==> flow/design.v <==
module Hq2x #(parameter LENGTH = 16, parameter HALF_DEPTH = 1, parameter DWIDTH = HALF_DEPTH ? 11 : 23)
(
	input             clk,
	input             ce_in,
	input  [DWIDTH:0] inputpixel,
	input             mono,
	input             disable_hq2x,
	input             reset_frame,
	input             reset_line,
	input             ce_out,
	input       [1:0] read_y,
	input             hblank,
	output [DWIDTH:0] outpixel
);
localparam AWIDTH = $clog2(LENGTH)-1;
localparam DWIDTH1 = DWIDTH+1;
function [5:0] hq_table;
	input [7:0] idx;
begin
	case (idx)
		8'd0: hq_table = 6'd19;
		8'd1: hq_table = 6'd19;
		8'd2: hq_table = 6'd26;
		8'd3: hq_table = 6'd11;
		8'd4: hq_table = 6'd19;
		8'd5: hq_table = 6'd19;
		8'd6: hq_table = 6'd26;
		8'd7: hq_table = 6'd11;
		8'd8: hq_table = 6'd23;
		8'd9: hq_table = 6'd15;
		8'd10: hq_table = 6'd47;
		8'd11: hq_table = 6'd35;
		8'd12: hq_table = 6'd23;
		8'd13: hq_table = 6'd15;
		8'd14: hq_table = 6'd55;
		8'd15: hq_table = 6'd39;
		8'd16: hq_table = 6'd19;
		8'd17: hq_table = 6'd19;
		8'd18: hq_table = 6'd26;
		8'd19: hq_table = 6'd58;
		8'd20: hq_table = 6'd19;
		8'd21: hq_table = 6'd19;
		8'd22: hq_table = 6'd26;
		8'd23: hq_table = 6'd58;
		8'd24: hq_table = 6'd23;
		8'd25: hq_table = 6'd15;
		8'd26: hq_table = 6'd35;
		8'd27: hq_table = 6'd35;
		8'd28: hq_table = 6'd23;
		8'd29: hq_table = 6'd15;
		8'd30: hq_table = 6'd7;
		8'd31: hq_table = 6'd35;
		8'd32: hq_table = 6'd19;
		8'd33: hq_table = 6'd19;
		8'd34: hq_table = 6'd26;
		8'd35: hq_table = 6'd11;
		8'd36: hq_table = 6'd19;
		8'd37: hq_table = 6'd19;
		8'd38: hq_table = 6'd26;
		8'd39: hq_table = 6'd11;
		8'd40: hq_table = 6'd23;
		8'd41: hq_table = 6'd15;
		8'd42: hq_table = 6'd55;
		8'd43: hq_table = 6'd39;
		8'd44: hq_table = 6'd23;
		8'd45: hq_table = 6'd15;
		8'd46: hq_table = 6'd51;
		8'd47: hq_table = 6'd43;
		8'd48: hq_table = 6'd19;
		8'd49: hq_table = 6'd19;
		8'd50: hq_table = 6'd26;
		8'd51: hq_table = 6'd58;
		8'd52: hq_table = 6'd19;
		8'd53: hq_table = 6'd19;
		8'd54: hq_table = 6'd26;
		8'd55: hq_table = 6'd58;
		8'd56: hq_table = 6'd23;
		8'd57: hq_table = 6'd15;
		8'd58: hq_table = 6'd51;
		8'd59: hq_table = 6'd35;
		8'd60: hq_table = 6'd23;
		8'd61: hq_table = 6'd15;
		8'd62: hq_table = 6'd7;
		8'd63: hq_table = 6'd43;
		8'd64: hq_table = 6'd19;
		8'd65: hq_table = 6'd19;
		8'd66: hq_table = 6'd26;
		8'd67: hq_table = 6'd11;
		8'd68: hq_table = 6'd19;
		8'd69: hq_table = 6'd19;
		8'd70: hq_table = 6'd26;
		8'd71: hq_table = 6'd11;
		8'd72: hq_table = 6'd23;
		8'd73: hq_table = 6'd61;
		8'd74: hq_table = 6'd35;
		8'd75: hq_table = 6'd35;
		8'd76: hq_table = 6'd23;
		8'd77: hq_table = 6'd61;
		8'd78: hq_table = 6'd51;
		8'd79: hq_table = 6'd35;
		8'd80: hq_table = 6'd19;
		8'd81: hq_table = 6'd19;
		8'd82: hq_table = 6'd26;
		8'd83: hq_table = 6'd11;
		8'd84: hq_table = 6'd19;
		8'd85: hq_table = 6'd19;
		8'd86: hq_table = 6'd26;
		8'd87: hq_table = 6'd11;
		8'd88: hq_table = 6'd23;
		8'd89: hq_table = 6'd15;
		8'd90: hq_table = 6'd51;
		8'd91: hq_table = 6'd35;
		8'd92: hq_table = 6'd23;
		8'd93: hq_table = 6'd15;
		8'd94: hq_table = 6'd51;
		8'd95: hq_table = 6'd35;
		8'd96: hq_table = 6'd19;
		8'd97: hq_table = 6'd19;
		8'd98: hq_table = 6'd26;
		8'd99: hq_table = 6'd11;
		8'd100: hq_table = 6'd19;
		8'd101: hq_table = 6'd19;
		8'd102: hq_table = 6'd26;
		8'd103: hq_table = 6'd11;
		8'd104: hq_table = 6'd23;
		8'd105: hq_table = 6'd61;
		8'd106: hq_table = 6'd7;
		8'd107: hq_table = 6'd35;
		8'd108: hq_table = 6'd23;
		8'd109: hq_table = 6'd61;
		8'd110: hq_table = 6'd7;
		8'd111: hq_table = 6'd43;
		8'd112: hq_table = 6'd19;
		8'd113: hq_table = 6'd19;
		8'd114: hq_table = 6'd26;
		8'd115: hq_table = 6'd11;
		8'd116: hq_table = 6'd19;
		8'd117: hq_table = 6'd19;
		8'd118: hq_table = 6'd26;
		8'd119: hq_table = 6'd58;
		8'd120: hq_table = 6'd23;
		8'd121: hq_table = 6'd15;
		8'd122: hq_table = 6'd51;
		8'd123: hq_table = 6'd35;
		8'd124: hq_table = 6'd23;
		8'd125: hq_table = 6'd61;
		8'd126: hq_table = 6'd7;
		8'd127: hq_table = 6'd43;
		8'd128: hq_table = 6'd19;
		8'd129: hq_table = 6'd19;
		8'd130: hq_table = 6'd26;
		8'd131: hq_table = 6'd11;
		8'd132: hq_table = 6'd19;
		8'd133: hq_table = 6'd19;
		8'd134: hq_table = 6'd26;
		8'd135: hq_table = 6'd11;
		8'd136: hq_table = 6'd23;
		8'd137: hq_table = 6'd15;
		8'd138: hq_table = 6'd47;
		8'd139: hq_table = 6'd35;
		8'd140: hq_table = 6'd23;
		8'd141: hq_table = 6'd15;
		8'd142: hq_table = 6'd55;
		8'd143: hq_table = 6'd39;
		8'd144: hq_table = 6'd19;
		8'd145: hq_table = 6'd19;
		8'd146: hq_table = 6'd26;
		8'd147: hq_table = 6'd11;
		8'd148: hq_table = 6'd19;
		8'd149: hq_table = 6'd19;
		8'd150: hq_table = 6'd26;
		8'd151: hq_table = 6'd11;
		8'd152: hq_table = 6'd23;
		8'd153: hq_table = 6'd15;
		8'd154: hq_table = 6'd51;
		8'd155: hq_table = 6'd35;
		8'd156: hq_table = 6'd23;
		8'd157: hq_table = 6'd15;
		8'd158: hq_table = 6'd51;
		8'd159: hq_table = 6'd35;
		8'd160: hq_table = 6'd19;
		8'd161: hq_table = 6'd19;
		8'd162: hq_table = 6'd26;
		8'd163: hq_table = 6'd11;
		8'd164: hq_table = 6'd19;
		8'd165: hq_table = 6'd19;
		8'd166: hq_table = 6'd26;
		8'd167: hq_table = 6'd11;
		8'd168: hq_table = 6'd23;
		8'd169: hq_table = 6'd15;
		8'd170: hq_table = 6'd55;
		8'd171: hq_table = 6'd39;
		8'd172: hq_table = 6'd23;
		8'd173: hq_table = 6'd15;
		8'd174: hq_table = 6'd51;
		8'd175: hq_table = 6'd43;
		8'd176: hq_table = 6'd19;
		8'd177: hq_table = 6'd19;
		8'd178: hq_table = 6'd26;
		8'd179: hq_table = 6'd11;
		8'd180: hq_table = 6'd19;
		8'd181: hq_table = 6'd19;
		8'd182: hq_table = 6'd26;
		8'd183: hq_table = 6'd11;
		8'd184: hq_table = 6'd23;
		8'd185: hq_table = 6'd15;
		8'd186: hq_table = 6'd51;
		8'd187: hq_table = 6'd39;
		8'd188: hq_table = 6'd23;
		8'd189: hq_table = 6'd15;
		8'd190: hq_table = 6'd7;
		8'd191: hq_table = 6'd43;
		8'd192: hq_table = 6'd19;
		8'd193: hq_table = 6'd19;
		8'd194: hq_table = 6'd26;
		8'd195: hq_table = 6'd11;
		8'd196: hq_table = 6'd19;
		8'd197: hq_table = 6'd19;
		8'd198: hq_table = 6'd26;
		8'd199: hq_table = 6'd11;
		8'd200: hq_table = 6'd23;
		8'd201: hq_table = 6'd15;
		8'd202: hq_table = 6'd51;
		8'd203: hq_table = 6'd35;
		8'd204: hq_table = 6'd23;
		8'd205: hq_table = 6'd15;
		8'd206: hq_table = 6'd51;
		8'd207: hq_table = 6'd39;
		8'd208: hq_table = 6'd19;
		8'd209: hq_table = 6'd19;
		8'd210: hq_table = 6'd26;
		8'd211: hq_table = 6'd11;
		8'd212: hq_table = 6'd19;
		8'd213: hq_table = 6'd19;
		8'd214: hq_table = 6'd26;
		8'd215: hq_table = 6'd11;
		8'd216: hq_table = 6'd23;
		8'd217: hq_table = 6'd15;
		8'd218: hq_table = 6'd51;
		8'd219: hq_table = 6'd35;
		8'd220: hq_table = 6'd23;
		8'd221: hq_table = 6'd15;
		8'd222: hq_table = 6'd7;
		8'd223: hq_table = 6'd35;
		8'd224: hq_table = 6'd19;
		8'd225: hq_table = 6'd19;
		8'd226: hq_table = 6'd26;
		8'd227: hq_table = 6'd11;
		8'd228: hq_table = 6'd19;
		8'd229: hq_table = 6'd19;
		8'd230: hq_table = 6'd26;
		8'd231: hq_table = 6'd11;
		8'd232: hq_table = 6'd23;
		8'd233: hq_table = 6'd15;
		8'd234: hq_table = 6'd51;
		8'd235: hq_table = 6'd35;
		8'd236: hq_table = 6'd23;
		8'd237: hq_table = 6'd15;
		8'd238: hq_table = 6'd7;
		8'd239: hq_table = 6'd43;
		8'd240: hq_table = 6'd19;
		8'd241: hq_table = 6'd19;
		8'd242: hq_table = 6'd26;
		8'd243: hq_table = 6'd11;
		8'd244: hq_table = 6'd19;
		8'd245: hq_table = 6'd19;
		8'd246: hq_table = 6'd26;
		8'd247: hq_table = 6'd11;
		8'd248: hq_table = 6'd23;
		8'd249: hq_table = 6'd15;
		8'd250: hq_table = 6'd7;
		8'd251: hq_table = 6'd35;
		8'd252: hq_table = 6'd23;
		8'd253: hq_table = 6'd15;
		8'd254: hq_table = 6'd7;
		8'd255: hq_table = 6'd43;
		default: hq_table = 6'd0;
	endcase
end
endfunction
wire [5:0] hqrule = hq_table(nextpatt);
reg [23:0] Prev0, Prev1, Prev2, Curr0, Curr1, Curr2, Next0, Next1, Next2;
reg [23:0] A, B, D, F, G, H;
reg  [7:0] pattern, nextpatt;
reg  [1:0] cyc;
reg  curbuf;
reg  prevbuf;
wire iobuf = !curbuf;
wire diff0, diff1;
DiffCheck diffcheck0(Curr1, (cyc == 0) ? Prev0 : (cyc == 1) ? Curr0 : (cyc == 2) ? Prev2 : Next1, diff0);
DiffCheck diffcheck1(Curr1, (cyc == 0) ? Prev1 : (cyc == 1) ? Next0 : (cyc == 2) ? Curr2 : Next2, diff1);
wire [7:0] new_pattern = {diff1, diff0, pattern[7:2]};
wire [23:0] X = (cyc == 0) ? A : (cyc == 1) ? Prev1 : (cyc == 2) ? Next1 : G;
wire [23:0] blend_result_pre;
Blend blender(clk, ce_in, disable_hq2x ? 6'd0 : hqrule, Curr0, X, B, D, F, H, blend_result_pre);
wire [DWIDTH:0] Curr20tmp;
wire     [23:0] Curr20 = HALF_DEPTH ? h2rgb(Curr20tmp) : Curr20tmp;
wire [DWIDTH:0] Curr21tmp;
wire     [23:0] Curr21 = HALF_DEPTH ? h2rgb(Curr21tmp) : Curr21tmp;
reg  [AWIDTH:0] wrin_addr2;
reg  [DWIDTH:0] wrpix;
reg             wrin_en;
function [23:0] h2rgb;
	input [11:0] v;
begin
	h2rgb = mono ? {v[7:0], v[7:0], v[7:0]} : {v[11:8],v[11:8],v[7:4],v[7:4],v[3:0],v[3:0]};
end
endfunction
function [11:0] rgb2h;
	input [23:0] v;
begin
	rgb2h = mono ? {4'b0000, v[23:20], v[19:16]} : {v[23:20], v[15:12], v[7:4]};
end
endfunction
hq2x_in #(.LENGTH(LENGTH), .DWIDTH(DWIDTH)) hq2x_in
(
	.clk(clk),
	.rdaddr(offs),
	.rdbuf0(prevbuf),
	.rdbuf1(curbuf),
	.q0(Curr20tmp),
	.q1(Curr21tmp),
	.wraddr(wrin_addr2),
	.wrbuf(iobuf),
	.data(wrpix),
	.wren(wrin_en)
);
reg     [AWIDTH+1:0] read_x;
reg     [AWIDTH+1:0] wrout_addr; 
reg                  wrout_en;
reg  [DWIDTH1*4-1:0] wrdata, wrdata_pre;
wire [DWIDTH1*4-1:0] outpixel_x4;
reg  [DWIDTH1*2-1:0] outpixel_x2;
assign outpixel = read_x[0] ? outpixel_x2[DWIDTH1*2-1:DWIDTH1] : outpixel_x2[DWIDTH:0];
hq2x_buf #(.NUMWORDS(LENGTH*2), .AWIDTH(AWIDTH+1), .DWIDTH(DWIDTH1*4-1)) hq2x_out
(
	.clock(clk),
	.rdaddress({read_x[AWIDTH+1:1],read_y[1]}),
	.q(outpixel_x4),
	.data(wrdata),
	.wraddress(wrout_addr),
	.wren(wrout_en)
);
always @(posedge clk) begin
	if(ce_out) begin
		if(read_x[0]) outpixel_x2 <= read_y[0] ? outpixel_x4[DWIDTH1*4-1:DWIDTH1*2] : outpixel_x4[DWIDTH1*2-1:0];
		if(~hblank & ~&read_x) read_x <= read_x + 1'd1;
		if(hblank) read_x <= 0;
	end
end
wire [DWIDTH:0] blend_result = HALF_DEPTH ? rgb2h(blend_result_pre) : blend_result_pre[DWIDTH:0];
reg [AWIDTH:0] offs;
reg old_reset_line;
reg old_reset_frame;
reg [3:0] wrdata_finished;
reg [AWIDTH+1:0] waddr;
always @(posedge clk) begin
	wrout_en <= 0;
	wrin_en  <= 0;
	if(ce_in) begin
		case(cyc)
			0: wrdata[DWIDTH:0]                   <= blend_result;
			1: wrdata[DWIDTH1+DWIDTH:DWIDTH1]     <= blend_result;
			2: wrdata[DWIDTH1*3+DWIDTH:DWIDTH1*3] <= blend_result;
			3: wrdata[DWIDTH1*2+DWIDTH:DWIDTH1*2] <= blend_result;
		endcase
		wrdata_finished <= wrdata_finished << 1;
		if(wrdata_finished[3]) begin
			wrout_en <= 1;
			wrout_addr <= waddr;
		end
		if(~&offs) begin
			if (cyc == 1) begin
				Prev2 <= Curr20;
				Curr2 <= Curr21;
				Next2 <= HALF_DEPTH ? h2rgb(inputpixel) : inputpixel;
				wrpix <= inputpixel;
				wrin_addr2 <= offs;
				wrin_en <= 1;
			end
			if(cyc==3) begin
				offs <= offs + 1'd1;
				waddr <= {offs, curbuf};
				wrdata_finished[0] <= 1;
			end
		end
		pattern <= new_pattern;
		if(cyc==3) begin
			nextpatt <= {new_pattern[7:6], new_pattern[3], new_pattern[5], new_pattern[2], new_pattern[4], new_pattern[1:0]};
			{A, G} <= {Prev0, Next0};
			{B, F, H, D} <= {Prev1, Curr2, Next1, Curr0};
			{Prev0, Prev1} <= {Prev1, Prev2};
			{Curr0, Curr1} <= {Curr1, Curr2};
			{Next0, Next1} <= {Next1, Next2};
		end else begin
			nextpatt <= {nextpatt[5], nextpatt[3], nextpatt[0], nextpatt[6], nextpatt[1], nextpatt[7], nextpatt[4], nextpatt[2]};
			{B, F, H, D} <= {F, H, D, B};
		end
		cyc <= cyc + 1'b1;
		if(old_reset_line && ~reset_line) begin
			old_reset_frame <= reset_frame;
			offs <= 0;
			cyc <= 0;
			curbuf <= ~curbuf;
			prevbuf <= curbuf;
			{Prev0, Prev1, Prev2, Curr0, Curr1, Curr2, Next0, Next1, Next2} <= '0;
			if(old_reset_frame & ~reset_frame) begin
				curbuf <= 0;
				prevbuf <= 0;
			end
		end
		old_reset_line  <= reset_line;
	end
end
endmodule
module hq2x_in #(parameter LENGTH = 16, parameter DWIDTH = 11, parameter AWIDTH = $clog2(LENGTH)-1)
(
	input            clk,
	input [AWIDTH:0] rdaddr,
	input            rdbuf0, rdbuf1,
	output[DWIDTH:0] q0,q1,
	input [AWIDTH:0] wraddr,
	input            wrbuf,
	input [DWIDTH:0] data,
	input            wren
);
wire  [DWIDTH:0] out0, out1;
assign q0 = rdbuf0 ? out1 : out0;
assign q1 = rdbuf1 ? out1 : out0;
hq2x_buf #(.NUMWORDS(LENGTH), .AWIDTH(AWIDTH), .DWIDTH(DWIDTH)) buf0(clk,data,rdaddr,wraddr,wren && (wrbuf == 0),out0);
hq2x_buf #(.NUMWORDS(LENGTH), .AWIDTH(AWIDTH), .DWIDTH(DWIDTH)) buf1(clk,data,rdaddr,wraddr,wren && (wrbuf == 1),out1);
endmodule
module hq2x_buf #(parameter NUMWORDS = 16, parameter AWIDTH = 3, parameter DWIDTH = 11)
(
	input                 clock,
	input      [DWIDTH:0] data,
	input      [AWIDTH:0] rdaddress,
	input      [AWIDTH:0] wraddress,
	input                 wren,
	output reg [DWIDTH:0] q
);
reg [DWIDTH:0] ram[0:NUMWORDS-1];
always_ff@(posedge clock) begin
	if(wren) ram[wraddress] <= data;
	q <= ram[rdaddress];
end
endmodule
module DiffCheck
(
	input [23:0] rgb1,
	input [23:0] rgb2,
	output       result
);
	wire [7:0] r = rgb1[7:1]   - rgb2[7:1];
	wire [7:0] g = rgb1[15:9]  - rgb2[15:9];
	wire [7:0] b = rgb1[23:17] - rgb2[23:17];
	wire [8:0] t = $signed(r) + $signed(b);
	wire [9:0] y = $signed(t) + $signed({g[7], g});
	wire [8:0] u = $signed(r) - $signed(b);
	wire [9:0] v = $signed({g, 1'b0}) - $signed(t);
	wire y_inside = (y < 10'h60 || y >= 10'h3a0);
	wire u_inside = (!u[8:4] || &u[8:4]);  
	wire v_inside = (v < 10'h18 || v >= 10'h3e8);
	assign result = !(y_inside && u_inside && v_inside);
endmodule
module Blend
(
	input         clk,
	input         clk_en,
	input   [5:0] rule,
	input  [23:0] E,
	input  [23:0] A,
	input  [23:0] B,
	input  [23:0] D,
	input  [23:0] F,
	input  [23:0] H,
	output reg [23:0] Result
);
	localparam BLEND1 = 7'b110_10_00;  
	localparam BLEND2 = 7'b100_10_10;  
	localparam BLEND3 = 7'b101_10_01;  
	localparam BLEND4 = 7'b110_01_01;  
	localparam BLEND5 = 7'b010_11_11;  
	localparam BLEND6 = 7'b111_00_00;  
	reg [23:0] a,b,d,e,h,f;
	reg  [3:0] bl_rule;
	reg  [1:0] df_rule;
	always @(posedge clk) if (clk_en) begin
		{bl_rule,df_rule} <= rule;
		a <= A; b <= B; d <= D; e <= E; f <= F; h <= H;
	end
	wire is_diff;
	DiffCheck diff_checker(df_rule[1] ? b : h, df_rule[0] ? d : f, is_diff);
	reg [23:0] i10,i20,i30;
	reg  [6:0] op0;
	always @(posedge clk) if (clk_en) begin
		i10 <= e;
		case({!is_diff, bl_rule})
		1,11,12,13,17: {op0, i20, i30} <= {BLEND1, a, 24'd0};
		      2,14,18: {op0, i20, i30} <= {BLEND1, d, 24'd0};
		      3,15,19: {op0, i20, i30} <= {BLEND1, b, 24'd0};
			4,20,24,27: {op0, i20, i30} <= {BLEND2, d, b};
			      5,21: {op0, i20, i30} <= {BLEND2, a, b};
			      6,22: {op0, i20, i30} <= {BLEND2, a, d};
		        25,29: {op0, i20, i30} <= {BLEND5, d, b};
			        26: {op0, i20, i30} <= {BLEND6, d, b};
			        28: {op0, i20, i30} <= {BLEND4, d, b};
			        30: {op0, i20, i30} <= {BLEND3, b, d};
			        31: {op0, i20, i30} <= {BLEND3, d, b};
		      default: {op0, i20, i30} <= {BLEND1, e, 24'd0}; 
		endcase
	end
	reg [23:0] i1,i2,i3;
	reg  [6:0] op;
	always @(posedge clk) if (clk_en) begin
		op <= op0; i1 <= i10; i2 <= i20; i3 <= i30;
	end
	function  [34:0] mul24x3;
		input  [23:0] op1;
		input   [2:0] op2;
	begin
		mul24x3 = 0;
		if(op2[0]) mul24x3 = mul24x3 + {op1[23:16], 4'b0000, op1[15:8], 4'b0000, op1[7:0]};
		if(op2[1]) mul24x3 = mul24x3 + {op1[23:16], 4'b0000, op1[15:8], 4'b0000, op1[7:0], 1'b0};
		if(op2[2]) mul24x3 = mul24x3 + {op1[23:16], 4'b0000, op1[15:8], 4'b0000, op1[7:0], 2'b00};
	end
	endfunction
	wire [35:0] res = {mul24x3(i1, op[6:4]), 1'b0} + mul24x3(i2, {op[3:2], !op[3:2]}) + mul24x3(i3, {op[1:0], !op[3:2]});
	always @(posedge clk) if (clk_en) Result <= {res[35:28],res[23:16],res[11:4]};
endmodule
From RTL to reports: Hq2x
Tool output for the design above, in the order of the flow.
Line numbers count from 1 in the design file above.
Operators carry their Yosys type and port widths (W data, S select, Z words).
{ "design": {"top": "Hq2x", "clk_port": "clk", "cell_library": "sky130hd", "corner": "tt_025C_1v80"} }

Word-level counts
Counts by Yosys on the flattened word-level netlist (proc, flatten, opt, wreduce; memories kept). Print and check cells are left out. Cells with the same type and inputs are merged into one.
Yosys's memory passes give these memory sizes; they may raise the number of words (mostly to a power of two), join words into wider ones and drop unused or constant bits.
{ "word_totals": {"register_bits": 821, "latch_bits": 0, "ramBits": 1920, "romBits": 1536, "clocked_rd_ports_x_width": 78, "mem_count": 4, "inputBits": 22, "output_inout_bits": 12} }
{ "memory_table": {"columns": ["memory", "words", "word_bits", "read_ports", "write_ports", "line", "rtl"], "rows": [
  ["(no name shown)", 256, 6, 1, 0, 20, "case (idx)"],
  ["hq2x_out.ram", 32, 48, 1, 1, 442, "reg [DWIDTH:0] ram[0:NUMWORDS-1];"],
  ["hq2x_in.buf0.ram", 16, 12, 1, 1, 442, null],
  ["hq2x_in.buf1.ram", 16, 12, 1, 1, 442, null]
]} }
{ "classes": {"addsub": 32, "n_mul": 0, "n_div": 0, "compare": 12, "equal": 29, "n_shift": 0, "muxes": 63, "bitwise": 8, "n_reduce_logical": 57} }
{ "op_table": {"columns": ["operator", "count"], "rows": [
  ["$mux W24", 31],
  ["$mux W35", 6],
  ["$add A35 B34 Y35", 3],
  ["$add A32 B33 Y34", 3],
  ["$mux W32", 3],
  ["$add A36 B35 Y36", 2],
  ["$sub A7 B7 Y8", 9],
  ["$pmux W24 S3", 1],
  ["$mux W12", 6],
  ["$eq A5 B5 Y1 const B", 14],
  ["$ge A10 B10 Y1 const B", 6],
  ["$pmux W24 S2", 1],
  ["$mux W48", 1],
  ["$pmux W7 S5", 1],
  ["$lt A10 B5 Y1 const B", 3],
  ["$lt A10 B7 Y1 const B", 3],
  ["$add A9 B8 Y10", 3],
  ["$sub A9 B9 Y10", 3],
  ["$add A8 B8 Y9", 3],
  ["$sub A8 B8 Y9", 3],
  ["$eq A5 B4 Y1 const B", 5],
  ["$reduce_and A5 Y1", 4],
  ["$reduce_and A2 Y1", 9],
  ["$mux W4", 4],
  ["$eq A5 B3 Y1 const B", 3],
  ["$logic_not A5 Y1", 3],
  ["$reduce_or A12 Y1", 1],
  ["$reduce_and A3 Y1", 4]
]} }
Not listed: further kinds 25, cells in them 63.

Logic depth
Longest topological path by Yosys (ltp), each cell counted once; first at word level (registers and memories cut), then after technology mapping (sequential cells cut; the memories' decode and read muxes count).
{ "depth": {"depth_word": 13, "ABC_AREA": 0, "depth_mapped": 32} }

Mapped cells and area
The flow's flattened synthesis, as Yosys stat reports it; memories are mapped. The netlist is that of the ABC_AREA named above (0 if unset); the other value can give another one.
Totals and module areas in this step are rounded.
{ "types": {"columns": ["cell", "count", "area_total_um2"], "rows": [
  ["sky130_fd_sc_hd__edfxtp_1", 2729, 8.19E+04],
  ["sky130_fd_sc_hd__mux4_2", 600, 1.35E+04],
  ["sky130_fd_sc_hd__ha_1", 343, 4.29E+03],
  ["sky130_fd_sc_hd__mux2_2", 270, 3.04E+03],
  ["sky130_fd_sc_hd__a21oi_1", 316, 1.58E+03],
  ["sky130_fd_sc_hd__and2_1", 237, 1.48E+03],
  ["sky130_fd_sc_hd__dfxtp_1", 74, 1.48E+03],
  ["sky130_fd_sc_hd__mux2i_1", 146, 1.46E+03],
  ["sky130_fd_sc_hd__fa_1", 64, 1.28E+03],
  ["sky130_fd_sc_hd__xnor2_1", 136, 1.19E+03],
  ["sky130_fd_sc_hd__nor2_1", 315, 1.18E+03],
  ["sky130_fd_sc_hd__o21ai_0", 227, 1136.09],
  ["sky130_fd_sc_hd__inv_1", 276, 1.04E+03],
  ["sky130_fd_sc_hd__clkbuf_1", 261, 979.69],
  ["sky130_fd_sc_hd__a21o_1", 92, 690.662],
  ["sky130_fd_sc_hd__nand2_1", 168, 630.605],
  ["sky130_fd_sc_hd__xor2_1", 67, 586.813],
  ["sky130_fd_sc_hd__o21bai_1", 73, 548.026]
]} }
Other cell types: 60; their cells: 557.
{ "mapped": {"cell_count": 6951, "yosys_area_um2": 122000, "sequential_area_um2": 83400, "ffs": 2803, "n_buf": 324} }
The figures by module come from a second, unflattened synthesis with its own total; it is not the netlist above.
{ "hier_totals": {"hier_cells": 8209, "hier_area_um2": 125000} }
Rows give one instance, submodules left out.
{ "modules": {"columns": ["module", "n_inst", "n_cells", "mod_area_um2"], "rows": [
  ["hq2x_buf", 1, 3365, 60700],
  ["Hq2x", 1, 1548, 21900],
  ["Blend", 1, 1758, 20700],
  ["hq2x_buf", 2, 329, 7600],
  ["DiffCheck", 3, 284, 2100],
  ["hq2x_in", 1, 28, 380]
]} }

Timing after synthesis
Source: OpenSTA report_checks on the synthesized netlist (no wires, ideal clock, input and output delay 20% of the period each), path of least setup slack; recovery checks are left aside. Register names are those of the netlist, which keeps one name where synthesis merged equal registers.
{ "synth_timing": {"path_kind": "input port to flip-flop", "from": "input port ce_in", "to": "register Curr0[0]", "clock_period_ns": 8.0, "t_first_pin_ns": 1.600, "arrival_time_ns": 6.636, "t_required_ns": 7.473, "setup_slack_ns": 0.837, "path_delay_ns": 5.563, "path_stages": 2, "path_buffers": 0, "period_less_setup_slack_ns": 7.163} }
"path_delay_ns" is the arrival time less input delay plus setup time.
"path_stages": output pins that drive a net of the path, with the launching flip-flop's if there is one; two outputs of one cell count as two.
"period_less_setup_slack_ns" is the clock period less the worst setup slack; recovery checks do not enter. This is arithmetic on one report: input and output delays are still those of the set period (20% each).
Between the ends stands the longest chain of elaborated cells between them, by number of cells; it is not shown to be the way that was timed. Of several equally long chains one is given.
Each line given opens the expression or statement behind the cell; cells for indexed reads and writes are added by Yosys, which also makes memories of some case tables.
{ "synth_between": {"path_cell_list": "sky130_fd_sc_hd__and2_1 -> sky130_fd_sc_hd__nand2b_1", "elab_chain_len": 1, "cone_cells": 1, "lines_between": 0, "classes_between": "reduce/logical (1)"} }
{ "synth_rtl": {"columns": ["element", "line", "rtl"], "rows": [
  ["start, declared", 4, "input ce_in,"],
  ["$reduce_and A2 Y1", null, null],
  ["end, declared", 282, "reg [23:0] Prev0, Prev1, Prev2, Curr0, Curr1, Curr2, Next0, Next1, Next2;"]
]} }

Path in the finished layout
Path of least setup slack in the final report of flow run A (OpenROAD, finished layout, wires in). Where an end is a register, its clock arrival counts in the times.
{ "layout_timing": {"path_kind": "flip-flop to flip-flop", "from": "register cyc[1]", "to": "register nextpatt[7]", "clock_period_ns": 10.3, "t_first_pin_ns": 0.91, "arrival_time_ns": 8.18, "t_required_ns": 10.91, "setup_slack_ns": 2.73, "path_stages": 26, "path_buffers": 1} }
Between the ends stands the longest chain of elaborated cells between them, by number of cells; it is not shown to be the way that was timed. Of several equally long chains one is given.
{ "layout_between": {"path_cell_list": "sky130_fd_sc_hd__edfxtp_1 -> sky130_fd_sc_hd__inv_1 -> sky130_fd_sc_hd__ha_4 -> sky130_fd_sc_hd__buf_4 -> sky130_fd_sc_hd__nor2_1 -> sky130_fd_sc_hd__a21oi_1 -> sky130_fd_sc_hd__o21ai_0 -> sky130_fd_sc_hd__ha_1 -> sky130_fd_sc_hd__inv_1 -> sky130_fd_sc_hd__fa_1 -> sky130_fd_sc_hd__ha_1 -> sky130_fd_sc_hd__a21oi_1 -> sky130_fd_sc_hd__nor2_1 -> sky130_fd_sc_hd__nor2_1 -> sky130_fd_sc_hd__o21bai_1 -> sky130_fd_sc_hd__a21oi_1 -> sky130_fd_sc_hd__xnor2_1 -> sky130_fd_sc_hd__inv_1 -> sky130_fd_sc_hd__ha_1 -> sky130_fd_sc_hd__a2111oi_0 -> sky130_fd_sc_hd__o21ai_0 -> sky130_fd_sc_hd__a21oi_1 -> sky130_fd_sc_hd__or4b_2 -> sky130_fd_sc_hd__and3_1 -> sky130_fd_sc_hd__a211oi_1 -> sky130_fd_sc_hd__a31oi_1", "elab_chain_len": 13, "cone_cells": 27, "classes_between": "add/sub (7); compare (4); eq/ne (3); mux (4); reduce/logical (9)"} }
{ "layout_rtl": {"columns": ["element", "line", "rtl"], "rows": [
  ["start, declared", 285, "reg  [1:0] cyc;"],
  ["start, assigned", 399, "cyc <= cyc + 1'b1;"],
  ["start, assigned", 403, "cyc <= 0;"],
  ["$eq A2 B2 Y1", 291, "DiffCheck diffcheck1(Curr1, (cyc == 0) ? Prev1 : (cyc == 1) ? Next0 : (cyc == 2) ? Curr2 : Next2, diff1);"],
  ["$mux W24 (3 in a row)", 291, null],
  ["$sub A7 B7 Y8", 454, "wire [7:0] r = rgb1[7:1] - rgb2[7:1];"],
  ["$add A8 B8 Y9", 457, "wire [8:0] t = $signed(r) + $signed(b);"],
  ["$add A9 B8 Y10", 458, "wire [9:0] y = $signed(t) + $signed({g[7], g});"],
  ["$lt A10 B7 Y1", 461, "wire y_inside = (y < 10'h60 || y >= 10'h3a0);"],
  ["$logic_or A1 B1 Y1", 461, null],
  ["$logic_and A1 B1 Y1 (2 in a row)", 464, "assign result = !(y_inside && u_inside && v_inside);"],
  ["$logic_not A1 Y1", 464, null],
  ["$mux W8", 388, "if(cyc==3) begin"],
  ["end, assigned", 389, "nextpatt <= {new_pattern[7:6], new_pattern[3], new_pattern[5], new_pattern[2], new_pattern[4], new_pattern[1:0 ..."],
  ["end, assigned", 396, "nextpatt <= {nextpatt[5], nextpatt[3], nextpatt[0], nextpatt[6], nextpatt[1], nextpatt[7], nextpatt[4], nextpa ..."],
  ["end, declared", 284, "reg  [7:0] pattern, nextpatt;"]
]} }

--- measured runs ---
Design Hq2x on sky130hd. What follows are 5 stored runs of the flow, each under its own settings; their order means nothing. The constraints put input and output delay at 20% of the set period each and load the outputs with 0.01 pF.
"period_reached_ns" means the clock period less the worst setup slack. The figure is calculated, with input and output delays left at 20% of the set period.
By "power.total_mw" is meant OpenSTA's value without simulated activity: inputs other than the clock are taken to toggle once in ten clock periods, and the tool carries that through the logic.
The results are shown rounded.
[
  {
    "run": "flow run A",
    "settings": { "CORE_UTILIZATION": 61, "CTS_CLUSTER_DIAMETER": 53, "PLACE_DENSITY": 0.59, "SETUP_SLACK_MARGIN": -0.16, "SLEW_MARGIN": 10, "period_ns": 10.3, "CAP_MARGIN": 20, "CORE_MARGIN": 2 },
    "results": { "final_stdcell_area_um2": 136000, "worst_setup_slack_ns": 2.73, "period_reached_ns": 7.570, "synthArea_um2": 122000, "layout_utilization_frac": 0.68, "holdWs_ns": 0.404, "die_footprint_um2": 203000, "power.total_mw": 30.5, "timing.setup.tns_ns": 0.000 }
  },
  {
    "run": "flow run B",
    "settings": { "CORE_UTILIZATION": 45, "GPL_ROUTABILITY_DRIVEN": 0, "MAX_ROUTING_LAYER": "met4", "PLACE_DENSITY": 0.6, "period_ns": 8.0, "CAP_MARGIN": 20, "CORE_MARGIN": 2, "SLEW_MARGIN": 20 },
    "results": { "final_stdcell_area_um2": 137000, "worst_setup_slack_ns": 1.10, "period_reached_ns": 6.901, "synthArea_um2": 122000, "layout_utilization_frac": 0.508, "holdWs_ns": 0.386, "die_footprint_um2": 275000, "power.total_mw": 39.5, "timing.setup.tns_ns": 0.000 }
  },
  {
    "run": "flow run C",
    "settings": { "CELL_PAD_IN_SITES_DETAIL_PLACEMENT": 1, "CORE_ASPECT_RATIO": 0.7, "CORE_UTILIZATION": 45, "GPL_ROUTABILITY_DRIVEN": 0, "MAX_ROUTING_LAYER": "met5", "PLACE_DENSITY": 0.6, "period_ns": 8.0, "CAP_MARGIN": 20, "CORE_MARGIN": 2, "SLEW_MARGIN": 20 },
    "results": { "final_stdcell_area_um2": 136000, "worst_setup_slack_ns": 0.497, "period_reached_ns": 7.503, "synthArea_um2": 122000, "layout_utilization_frac": 0.507, "holdWs_ns": 0.418, "die_footprint_um2": 275000, "power.total_mw": 39.3, "timing.setup.tns_ns": 0.000 }
  },
  {
    "run": "flow run D",
    "settings": { "CORE_UTILIZATION": 45, "PLACE_DENSITY": 0.6, "period_ns": 7.21, "CAP_MARGIN": 20, "CORE_MARGIN": 2, "SLEW_MARGIN": 20 },
    "results": { "final_stdcell_area_um2": 137000, "worst_setup_slack_ns": 0.456, "period_reached_ns": 6.754, "synthArea_um2": 122000, "layout_utilization_frac": 0.507, "holdWs_ns": 0.417, "die_footprint_um2": 275000, "power.total_mw": 43.6, "timing.setup.tns_ns": 0.000 }
  },
  {
    "run": "flow run E",
    "settings": { "CORE_UTILIZATION": 45, "PLACE_DENSITY": 0.6, "period_ns": 8.0, "CAP_MARGIN": 20, "CORE_MARGIN": 2, "SLEW_MARGIN": 20 },
    "results": { "final_stdcell_area_um2": 137000, "worst_setup_slack_ns": 0.958, "period_reached_ns": 7.042, "synthArea_um2": 122000, "layout_utilization_frac": 0.506, "holdWs_ns": 0.403, "die_footprint_um2": 275000, "power.total_mw": 39.0, "timing.setup.tns_ns": 0.000 }
  }
]
--- end ---
